==> flow/design.v <==
module PIEZO_reality_and_damedame(RESETN,CLK_1MHZ,A,T,SONG );
input RESETN,CLK_1MHZ,A,T;
output SONG;
reg SONG;
reg BUFF,BUFF2;
reg [10:0] freq,freq2;
reg [31:0] CNT_SOUND,CNT_SOUND2;
integer CLK_COUNT,CLK_COUNT2;
integer scale,scale2;
always @(*)
begin
if(A&&~T)
	SONG = BUFF;
else if(~A&&T)
	SONG = BUFF2;	
else 
	SONG =0;
end
always @( posedge CLK_1MHZ)
begin
	case(scale)
		-2: freq <= 0;
		-1: freq <= 0;
		0: freq <= 1012;	 
		1:	freq <= 1516;	  
		2:	freq <= 955;		  
		3: freq <= 1012;	  
		4: freq <= 1136;	  
		5: freq <= 1275;	  
		6: freq <= 1012;	  
		7: freq <= 0;	     
		8: freq <= 1607;	  
		9: freq <= 955;		  
		10: freq <= 1012;	  
		11: freq <= 1136;	  
		12: freq <= 1275;	  
		13: freq <= 1012;	  
		14: freq <= 675;	  
		15: freq <= 758;	  
		16: freq <= 1012;	  
		17: freq <= 0;	 	  
		18: freq <= 1516;	  
		19: freq <= 1351;	  
		20: freq <= 1275;	  
		21: freq <= 1012;	  
		22: freq <= 1136;	  
		23: freq <= 1204;	  
		24: freq <= 1136;	  
		25: freq <= 0;	  
		26: freq <= 1516;	  
		27: freq <= 758;	  
		28: freq <= 851;	  
		29: freq <= 902;	  
		30: freq <= 851;	  
		31: freq <= 0;	  
		32: freq <= 1275;	  
		33: freq <= 851;	  
		34: freq <= 955;	  
		35: freq <= 1012;	  
		36: freq <= 955;	  
		37: freq <= 1012;	  
		38: freq <= 1136;	  
		39: freq <= 0;	 	  
		40: freq <= 1012;	  
		41: freq <= 1516;	  
		42: freq <= 955;	  
		43: freq <= 1012;	  
		44: freq <= 1136;	  
		45: freq <= 1275;	  
		46: freq <= 1012;	  
		47: freq <= 0;	     
		48: freq <= 1607;	  
		49: freq <= 955;	 
		50: freq <= 1012;	  
		51: freq <= 1136;	  
		52: freq <= 1275;	  
		53: freq <= 1012;	  
		54: freq <= 675;	  
		55: freq <= 758;	  
		56: freq <= 1012;	  
		57: freq <= 0;	 	  
		58: freq <= 1516;	  
		59: freq <= 1351;	  
		60: freq <= 1275;	  
		61: freq <= 1012;	  
		62: freq <= 1136;	  
		63: freq <= 1204;	  
		64: freq <= 1136;	  
		65: freq <= 0;	  
		66: freq <= 1516;	  
		67: freq <= 758;	  
		68: freq <= 851;	  
		69: freq <= 902;	  
		70: freq <= 851;	  
		71: freq <= 0;	  
		72: freq <= 1275;	  
		73: freq <= 851;	  
		74: freq <= 955;	  
		75: freq <= 1012;	  
		76: freq <= 1136;	  
		77: freq <= 1275;	  
		78: freq <= 1275;	  
		79: freq <= 0;       
		default: freq <= 0;
	endcase
	case(scale2)
		-2: freq2 <= 0;
		-1: freq2 <= 0;	 
		0: freq2 <= 955;	  
		1: freq2 <= 851;	  
		2: freq2 <= 955;	  
		3: freq2 <= 758;	  
		4: freq2 <= 758;	  
		5: freq2 <= 758;	  
		6: freq2 <= 758;	  
		7: freq2 <= 758;	  
		8: freq2 <= 0;	  
		8: freq2 <= 0;	  
		9: freq2 <= 955;	  
		10: freq2 <= 955;	  
		11: freq2 <= 1012;	
		12: freq2 <= 1012;	
		13: freq2 <= 1012;	
		14: freq2 <= 1012;	
		15: freq2 <= 955;	 
		16: freq2 <= 955;	 
		17: freq2 <= 851;	 
		18: freq2 <= 851;	 
		19: freq2 <= 1136;	  
		20: freq2 <= 1275;	  
		21: freq2 <= 1275;	 
		22: freq2 <= 1275;	 
		23: freq2 <= 1275;	 
		24: freq2 <= 1275;	 
		25: freq2 <= 1275;	 
		26: freq2 <= 1275;	 
		27: freq2 <= 0;	  
		28: freq2 <= 0;	  
		29: freq2 <= 0;	  
		30: freq2 <= 0;	  
		31: freq2 <= 1275;	  
		32: freq2 <= 1431;	  
		33: freq2 <= 1516;	  
		34: freq2 <= 1431;	  
		35: freq2 <= 1431;	  
		36: freq2 <= 1431;	  
		37: freq2 <= 1431;	  
		38: freq2 <= 1431;	  
		39: freq2 <= 0;	  
		40: freq2 <= 0;	  
		41: freq2 <= 1136;	  
		42: freq2 <= 1136;	  
		43: freq2 <= 1012;	 
		44: freq2 <= 1012;	 
		45: freq2 <= 1012;	 
		46: freq2<= 1012;	 
		47: freq2<= 758;	  
		48: freq2 <= 758;	  
		49: freq2 <= 1012;	 
		50: freq2 <= 1012;	 
		51: freq2 <= 851;	 
		52:	freq2 <= 955;	 
		53:	freq2 <= 955;	 
		54:	freq2 <= 955;	 
		55:	freq2 <= 955;	 
		56:	freq2 <= 955;	 
		57:	freq2 <= 955;	 
		58:	freq2 <= 955;	 
		59:	freq2 <= 0;	  
		60:	freq2 <= 0;	  
		61:	freq2 <= 0;	  
		62:	freq2 <= 0;	  
		63:	freq2 <= 955;	 
		64:	freq2 <= 851;	 
		65:	freq2 <= 955;	 
		66:	freq2 <= 758;	  
		67:	freq2 <= 758;	  
		68:	freq2 <= 758;	  
		69:	freq2 <= 758;	  
		70:	freq2 <= 758;	  
		71:	freq2 <= 0;	  
		72:	freq2 <= 0;	  
		73:	freq2 <= 1136;	  
		74:	freq2 <= 1012;	 
		75:	freq2 <= 955;	 
		76:	freq2 <= 955;	 
		77:	freq2 <= 955;	 
		78:	freq2 <= 955;	 
		79:	freq2 <= 851;	 
		80:	freq2 <= 851;	 
		81:	freq2 <= 851;	 
		82:	freq2 <= 851;	 
		83:	freq2 <= 1275;	  
		84:	freq2 <= 1275;	  
		85:	freq2 <= 851;	 
		86:	freq2 <= 851;	 
		87:	freq2 <= 955;	 
		88:	freq2 <= 955;	 
		89:	freq2 <= 955;	 
		90:	freq2 <= 955;	 
		91:	freq2 <= 955;	 
		92:	freq2 <= 955;	 
		93:	freq2 <= 0;	  
		94:	freq2 <= 0;	  
		95:	freq2<= 0;	  
		96:	freq2<= 0;	  
		97:	freq2 <= 1516;	  
		98:	freq2 <= 1431;	  
		99:	freq2 <= 1275;	  
	100:	freq2 <= 1431;	  
	101:	freq2 <= 955;	 
	102:	freq2 <= 955;	 
	103:	freq2 <= 955;	 
	104:	freq2 <= 955;	 
	105:	freq2 <= 955;	 
	106:	freq2 <= 955;	 
	107:	freq2 <= 0;	  
	108:	freq2 <= 0;	  
	109:	freq2 <= 0;	  
	110:	freq2 <= 0;	  
	111:	freq2 <= 0;	  
	112:	freq2 <= 0;	  
	113:	freq2 <= 1516;	 
	114:	freq2<= 1431;	 
	115:	freq2 <= 1275;	  
	116:	freq2 <= 1431;	  
	117:	freq2 <= 851;	 
	118:	freq2 <= 851;	 
	119:	freq2 <= 851;	 
	120:	freq2 <= 851;	 
	121:	freq2 <= 851;	 
	122:	freq2 <= 851;	 
	123:	freq2 <= 0;	  
	124:	freq2 <= 0;	  
	125:	freq2 <= 0;	  
	126:	freq2 <= 0;	  
	127:	freq2 <= 851;	 
	128:	freq2 <= 955;	 
	129:	freq2 <= 1012;	 
	130:	freq2<= 955;	 
	default: freq <= 0;
	endcase		
end
always @(negedge RESETN or posedge CLK_1MHZ)
begin
	if(RESETN==1'b0)
		begin
				scale <= -2;
				BUFF <= 0;
				CNT_SOUND <= 0;
				CLK_COUNT <= 0;
		end
	else
		begin
			if(A)
				begin
					if( scale== -2 || scale == -1||
						 scale == 1|| scale == 2|| scale == 4|| scale == 5 || scale == 7 ||
						 scale == 8|| scale == 9|| scale == 11|| scale == 12|| scale == 15||
						 scale == 17|| scale == 18|| scale == 19|| scale == 20|| scale == 21||
						 scale ==23|| scale ==25|| scale == 26|| scale == 27|| scale == 29||
						 scale ==31|| scale ==32|| scale ==33|| scale ==35 || scale ==37 ||
						 scale ==41|| scale ==42|| scale == 44|| scale == 45|| scale == 47||
						 scale == 48|| scale == 49|| scale == 51|| scale == 52|| scale == 55||
						 scale ==57|| scale ==58|| scale == 59|| scale == 60|| scale == 61||
						 scale ==63|| scale ==65|| scale == 66|| scale == 67|| scale == 69||
						 scale ==71|| scale ==72|| scale == 73|| scale == 75 )
						 begin
								if( (CLK_COUNT < 300000) )         
									begin
										if(CNT_SOUND >= freq)   
											begin
												CNT_SOUND <= 0;   
												BUFF <= ~BUFF;					
												CLK_COUNT <= CLK_COUNT+1; 
											end				
										else   
											begin
												CNT_SOUND <=CNT_SOUND +1;  
												CLK_COUNT <= CLK_COUNT+1;
											end
									end						
								else  
									begin
										CLK_COUNT <= 0;	
										CNT_SOUND <= 0;	
										scale <= scale + 1;
									end
						end
					else if(scale == 3|| scale == 6|| scale ==10|| scale ==22 || scale ==24 ||
						 scale ==28|| scale ==30|| scale == 34|| scale == 39|| scale == 43||
						 scale == 46|| scale == 50|| scale == 62|| scale == 64|| scale == 68 ||scale == 70||
						 scale ==74|| scale ==77|| scale == 79)
							begin
								if( (CLK_COUNT < 600000) )         
									begin
										if(CNT_SOUND >= freq)   
											begin
												CNT_SOUND <= 0;   
												BUFF <= ~BUFF;					
												CLK_COUNT <= CLK_COUNT+1; 
											end				
										else   
											begin
												CNT_SOUND <=CNT_SOUND +1;  
												CLK_COUNT <= CLK_COUNT+1;
											end
									end						
								else  
									begin
										CLK_COUNT <= 0;	
										CNT_SOUND <= 0;
										scale <= scale + 1;
									end
							end	
					else if(scale == 0|| scale ==14|| scale ==36|| scale ==40 || scale ==54 ||
						 scale ==76)
						 begin
								if( (CLK_COUNT < 900000) )         
									begin
										if(CNT_SOUND >= freq)   
											begin
												CNT_SOUND <= 0;   
												BUFF <= ~BUFF;					
												CLK_COUNT <= CLK_COUNT+1; 
											end				
										else   
											begin
												CNT_SOUND <=CNT_SOUND +1;  
												CLK_COUNT <= CLK_COUNT+1;
											end
									end						
								else  
									begin
										CLK_COUNT <= 0;	
										CNT_SOUND <= 0;	
										scale <= scale + 1;
									end
							end
					else if(scale == 13|| scale ==16|| scale ==38|| scale ==53 || scale ==56 ||
						 scale ==78)
						 begin
								if( (CLK_COUNT < 1200000) )         
									begin
										if(CNT_SOUND >= freq)   
											begin
												CNT_SOUND <= 0;   
												BUFF <= ~BUFF;					
												CLK_COUNT <= CLK_COUNT+1; 
											end				
										else   
											begin
												CNT_SOUND <=CNT_SOUND +1;  
												CLK_COUNT <= CLK_COUNT+1;
											end
									end						
								else  
									begin
										CLK_COUNT <= 0;	
										CNT_SOUND <= 0;	
										scale <= scale + 1;
									end
						 end
					else       
						begin
							scale <= -2;
							BUFF  <= 0;
							CNT_SOUND <= 0;
							CLK_COUNT <= 0;
						end
				end
				else 
					begin
							scale <= -2;
							BUFF  <= 0;
							CNT_SOUND <= 0;
							CLK_COUNT <= 0;
					end
			end
end
always @(negedge RESETN or posedge CLK_1MHZ)
begin
	if(RESETN==1'b0)
		begin
				scale2<= -2;
				BUFF2 <= 0;
				CNT_SOUND2 <= 0;
				CLK_COUNT2 <= 0;
		end
	else
		begin	
			if(T)
				begin
					if(scale2 < 131) 
						begin
							if( (CLK_COUNT2 < 250000) )        
											begin
												if(CNT_SOUND2 >= freq2)   
													begin
														CNT_SOUND2 <= 0;   
														BUFF2 <= ~BUFF2;					
														CLK_COUNT2 <= CLK_COUNT2+1; 
													end				
												else   
													begin
														CNT_SOUND2 <=CNT_SOUND2 +1;  
														CLK_COUNT2 <= CLK_COUNT2+1;
													end
												end						
							else 
								begin
									CLK_COUNT2 <= 0;	
									CNT_SOUND2 <= 0;	
									scale2 <= scale2 + 1;
								end
						end
					else
						begin
							CLK_COUNT2 <= 0;	
							CNT_SOUND2 <= 0;	
							scale2 <= -2;
						end
				end
				else
					begin
						scale2<= -2;
						BUFF2 <= 0;
						CNT_SOUND2 <= 0;
						CLK_COUNT2 <= 0;
					end
	  end
end
endmodule
Reports on PIEZO_reality_and_damedame
What the tools print for PIEZO_reality_and_damedame, step after step.
Lines are those of the file above, counted from 1.
Operators: Yosys type, input widths -> output width; for muxes data width and select width s.
{ "setup": {"top": "PIEZO_reality_and_damedame", "clk_port": "CLK_1MHZ", "library": "sky130hd", "corner": "tt_025C_1v80"} }

Word-level counts
Yosys after proc, flatten, opt, wreduce and memory -nomap, before mapping. Memory bits, and registers merged into a memory's read port (data or address), are not among the register bits. Print and check cells are not counted.
{ "classes": {"n_addsub": 6, "n_cmp": 8, "eq_ne": 294, "mux": 56, "logic": 4, "n_reduce_logical": 109} }
{ "ops": {"columns": ["operator", "n"], "rows": [
  ["$eq 32x7->1 const B", 109],
  ["$eq 32x6->1 const B", 77],
  ["$mux 32", 38],
  ["$eq 32x5->1 const B", 37],
  ["$eq 32x4->1 const B", 20],
  ["$eq 32x8->1 const B", 19],
  ["$eq 32x3->1 const B", 9],
  ["$eq 32x2->1 const B", 6],
  ["$reduce_or 133->1", 1],
  ["$pmux 11 s12", 1],
  ["$add 32x2->32 const B", 4],
  ["$pmux 11 s9", 1],
  ["$eq 32x1->1 const B", 3],
  ["$logic_not 32->1", 3],
  ["$logic_or 1x1->1", 78],
  ["$add 32x1->32 const B", 2],
  ["$ge 32x11->1", 2],
  ["$lt 32x21->1 const B", 2],
  ["$eq 32x32->1 const B", 2],
  ["$reduce_or 12->1", 3],
  ["$reduce_or 33->1", 1],
  ["$lt 32x19->1 const B", 1],
  ["$lt 32x20->1 const B", 1],
  ["$lt 32x22->1 const B", 1],
  ["$lt 32x9->1 const B", 1],
  ["$reduce_or 10->1", 3],
  ["$reduce_or 29->1", 1],
  ["$reduce_or 18->1", 1]
]} }
Not listed: further kinds 21, cells in them 50.
{ "bits": {"ff_bits": 216, "wordCells": 487} }

Longest topological paths
Longest topological path by Yosys (ltp), each cell counted once; first at word level (registers and memories cut), then after technology mapping (sequential cells cut; the memories' decode and read muxes count).
{ "logic_depth": {"word_depth": 53, "abc_area": 0, "mapped_depth": 15, "mapped_depth_nobuf": 12} }

Synthesis result
Source: synth_stat.txt of the flow (Yosys; design flattened, memories mapped). It holds for the ABC_AREA given above (unset counts as 0); a run with the other value may have another netlist.
Totals and module areas in this step are rounded.
{ "by_type": {"columns": ["type", "n", "area_total_um2"], "rows": [
  ["sky130_fd_sc_hd__dfrtp_1", 132, 3.3E+03],
  ["sky130_fd_sc_hd__dfstp_2", 62, 1.63E+03],
  ["sky130_fd_sc_hd__nor2_1", 167, 626.851],
  ["sky130_fd_sc_hd__xor2_1", 62, 543.021],
  ["sky130_fd_sc_hd__ha_1", 34, 425.408],
  ["sky130_fd_sc_hd__nand3_1", 85, 425.408],
  ["sky130_fd_sc_hd__nand2_1", 107, 401.635],
  ["sky130_fd_sc_hd__edfxtp_1", 11, 330.317],
  ["sky130_fd_sc_hd__xnor2_1", 36, 315.302],
  ["sky130_fd_sc_hd__o21ai_0", 48, 240.23],
  ["sky130_fd_sc_hd__dfxtp_1", 11, 220.211],
  ["sky130_fd_sc_hd__nor4_1", 34, 212.704],
  ["sky130_fd_sc_hd__a21oi_1", 40, 200.192],
  ["sky130_fd_sc_hd__and3_1", 32, 200.192],
  ["sky130_fd_sc_hd__inv_1", 51, 191.434],
  ["sky130_fd_sc_hd__a211oi_1", 21, 157.651],
  ["sky130_fd_sc_hd__nand4_1", 24, 150.144],
  ["sky130_fd_sc_hd__clkbuf_1", 39, 146.39]
]} }
Not listed: further types 60, cells in them 278.
{ "mapped": {"cells": 1274, "synth_area_mm2": 0.0117, "flip_flops": 216} }

Timing after synthesis
Source: OpenSTA report_checks on the synthesized netlist (no wires, ideal clock, input and output delay 20% of the period each), path of least setup slack; recovery checks are left aside. Register names are those of the netlist, which keeps one name where synthesis merged equal registers.
{ "synth_timing": {"path_type": "input port to output port", "startpoint": "input A", "endpoint": "output SONG", "tclk_ns": 10.0, "output_delay_ns": 2.000, "t_first_pin_ns": 2.000, "arrival_ns": 2.304, "required_ns": 8.000, "slack_ns": 5.696, "delay_ns": 0.304, "stages": 2, "n_path_buf": 0, "synth_period_reached_ns": 4.304} }
"delay_ns" = arrival - input delay + setup time.
At an output port there is no setup time.
"stages": output pins that drive a net of the path, with the launching flip-flop's if there is one; two outputs of one cell count as two.
"synth_period_reached_ns" is the clock period less the worst setup slack; recovery checks do not enter. This is arithmetic on one report: input and output delays are still those of the set period (20% each).
Between the ends stands the longest chain of elaborated cells between them, by number of cells; it is not shown to be the way that was timed. Of several equally long chains one is given.
Each line given opens the expression or statement behind the cell; cells for indexed reads and writes are added by Yosys, which also makes memories of some case tables.
{ "synth_between": {"path_cell_list": "sky130_fd_sc_hd__nand2_1 sky130_fd_sc_hd__o21ai_0", "elab_chain_cells": 4, "cone_cells": 5, "cone_lines": 2} }
{ "synth_lines": {"columns": ["element", "line_no", "source"], "rows": [
  ["start: declaration", 2, "input RESETN,CLK_1MHZ,A,T;"],
  ["$not 1->1", 14, "else if(~A&&T)"],
  ["$logic_and 1x1->1", 14, null],
  ["$mux 1", 14, null],
  ["$mux 1", 12, "if(A&&~T)"],
  ["end: declaration", 3, "output SONG;"]
]} }

Path in the finished layout
From the final timing report of run A: the path of least setup slack in the routed layout; clock arrival at registers is part of the times.
{ "layout_timing": {"path_type": "input port to output port", "startpoint": "input A", "endpoint": "output SONG", "tclk_ns": 10.0, "output_delay_ns": 2.00, "t_first_pin_ns": 2.00, "arrival_ns": 3.34, "required_ns": 8.00, "slack_ns": 4.66, "stages": 4, "n_path_buf": 2} }
Between the ends stands the longest chain of elaborated cells between them, by number of cells; it is not shown to be the way that was timed. Of several equally long chains one is given.
{ "layout_between": {"path_cell_list": "sky130_fd_sc_hd__clkdlybuf4s50_1 sky130_fd_sc_hd__nand2_1 sky130_fd_sc_hd__o21ai_0 sky130_fd_sc_hd__clkdlybuf4s50_1", "elab_chain_cells": 4, "cone_cells": 5, "cone_lines": 2} }
{ "layout_lines": {"columns": ["element", "line_no", "source"], "rows": [
  ["start: declaration", 2, "input RESETN,CLK_1MHZ,A,T;"],
  ["$not 1->1", 14, "else if(~A&&T)"],
  ["$logic_and 1x1->1", 14, null],
  ["$mux 1", 14, null],
  ["$mux 1", 12, "if(A&&~T)"],
  ["end: declaration", 3, "output SONG;"]
]} }

Hand-over note for PIEZO_reality_and_damedame

Measured results for PIEZO_reality_and_damedame: 3 stored runs of the Yosys and OpenROAD flow on sky130hd. The settings differ; the order carries no meaning. The constraints put input and output delay at 20% of the set period each and load the outputs with 0.01 pF.
"timing.worst_path_ns": the worst setup path's part of the clock period (all of it between registers, 20% less for each end at a port) less its slack. A launch clock that arrives late makes it longer, a capture clock that arrives late makes it shorter.
"final_power_uw": no workload was simulated; the value follows from the tool's default switching activity.
The measured numbers are rounded.
[
  {
    "run": "run A",
    "settings": { "period_ns": 10.0, "CAP_MARGIN": 20, "CORE_MARGIN": 2, "CORE_UTILIZATION": 40, "SLEW_MARGIN": 20 },
    "results": { "die_area_mm2": 0.0307, "final_power_uw": 1940, "timing.worst_path_ns": 1.34, "path_kind": "input port to output port", "fin_ws_ns": 4.66, "finalCellArea_mm2": 0.0131, "hold_ws_ns": 0.473, "synthArea_mm2": 0.0117, "setup_tns_ns": 0.000 }
  },
  {
    "run": "run B",
    "settings": { "ABC_AREA": 1, "CAP_MARGIN": 15, "CELL_PAD_IN_SITES_GLOBAL_PLACEMENT": 1, "CORE_UTILIZATION": 18, "CTS_CLUSTER_SIZE": 24, "MAX_ROUTING_LAYER": "met5", "PLACE_DENSITY_LB_ADDON": 0.19, "SETUP_SLACK_MARGIN": 0.17, "TNS_END_PERCENT": 30, "period_ns": 8.58, "CORE_MARGIN": 2, "SLEW_MARGIN": 20 },
    "results": { "die_area_mm2": 0.0708, "final_power_uw": 2390, "timing.worst_path_ns": 1.58, "path_kind": "input port to output port", "fin_ws_ns": 3.57, "finalCellArea_mm2": 0.0146, "hold_ws_ns": 0.459, "synthArea_mm2": 0.0124, "setup_tns_ns": 0.000 }
  },
  {
    "run": "run C",
    "settings": { "ABC_AREA": 1, "CAP_MARGIN": 0, "CORE_ASPECT_RATIO": 0.63, "CORE_MARGIN": 3, "CORE_UTILIZATION": 19, "CTS_CLUSTER_DIAMETER": 27, "CTS_CLUSTER_SIZE": 52, "GPL_ROUTABILITY_DRIVEN": 0, "HOLD_SLACK_MARGIN": 0.19, "MAX_ROUTING_LAYER": "met4", "PLACE_DENSITY_LB_ADDON": 0.05, "SLEW_MARGIN": 5, "period_ns": 3.59 },
    "results": { "die_area_mm2": 0.0682, "final_power_uw": 8990, "timing.worst_path_ns": 3.12, "path_kind": "flip-flop to flip-flop", "fin_ws_ns": 0.466, "finalCellArea_mm2": 0.0161, "hold_ws_ns": 0.463, "synthArea_mm2": 0.0124, "setup_tns_ns": 0.000 }
  }
]

End of note.
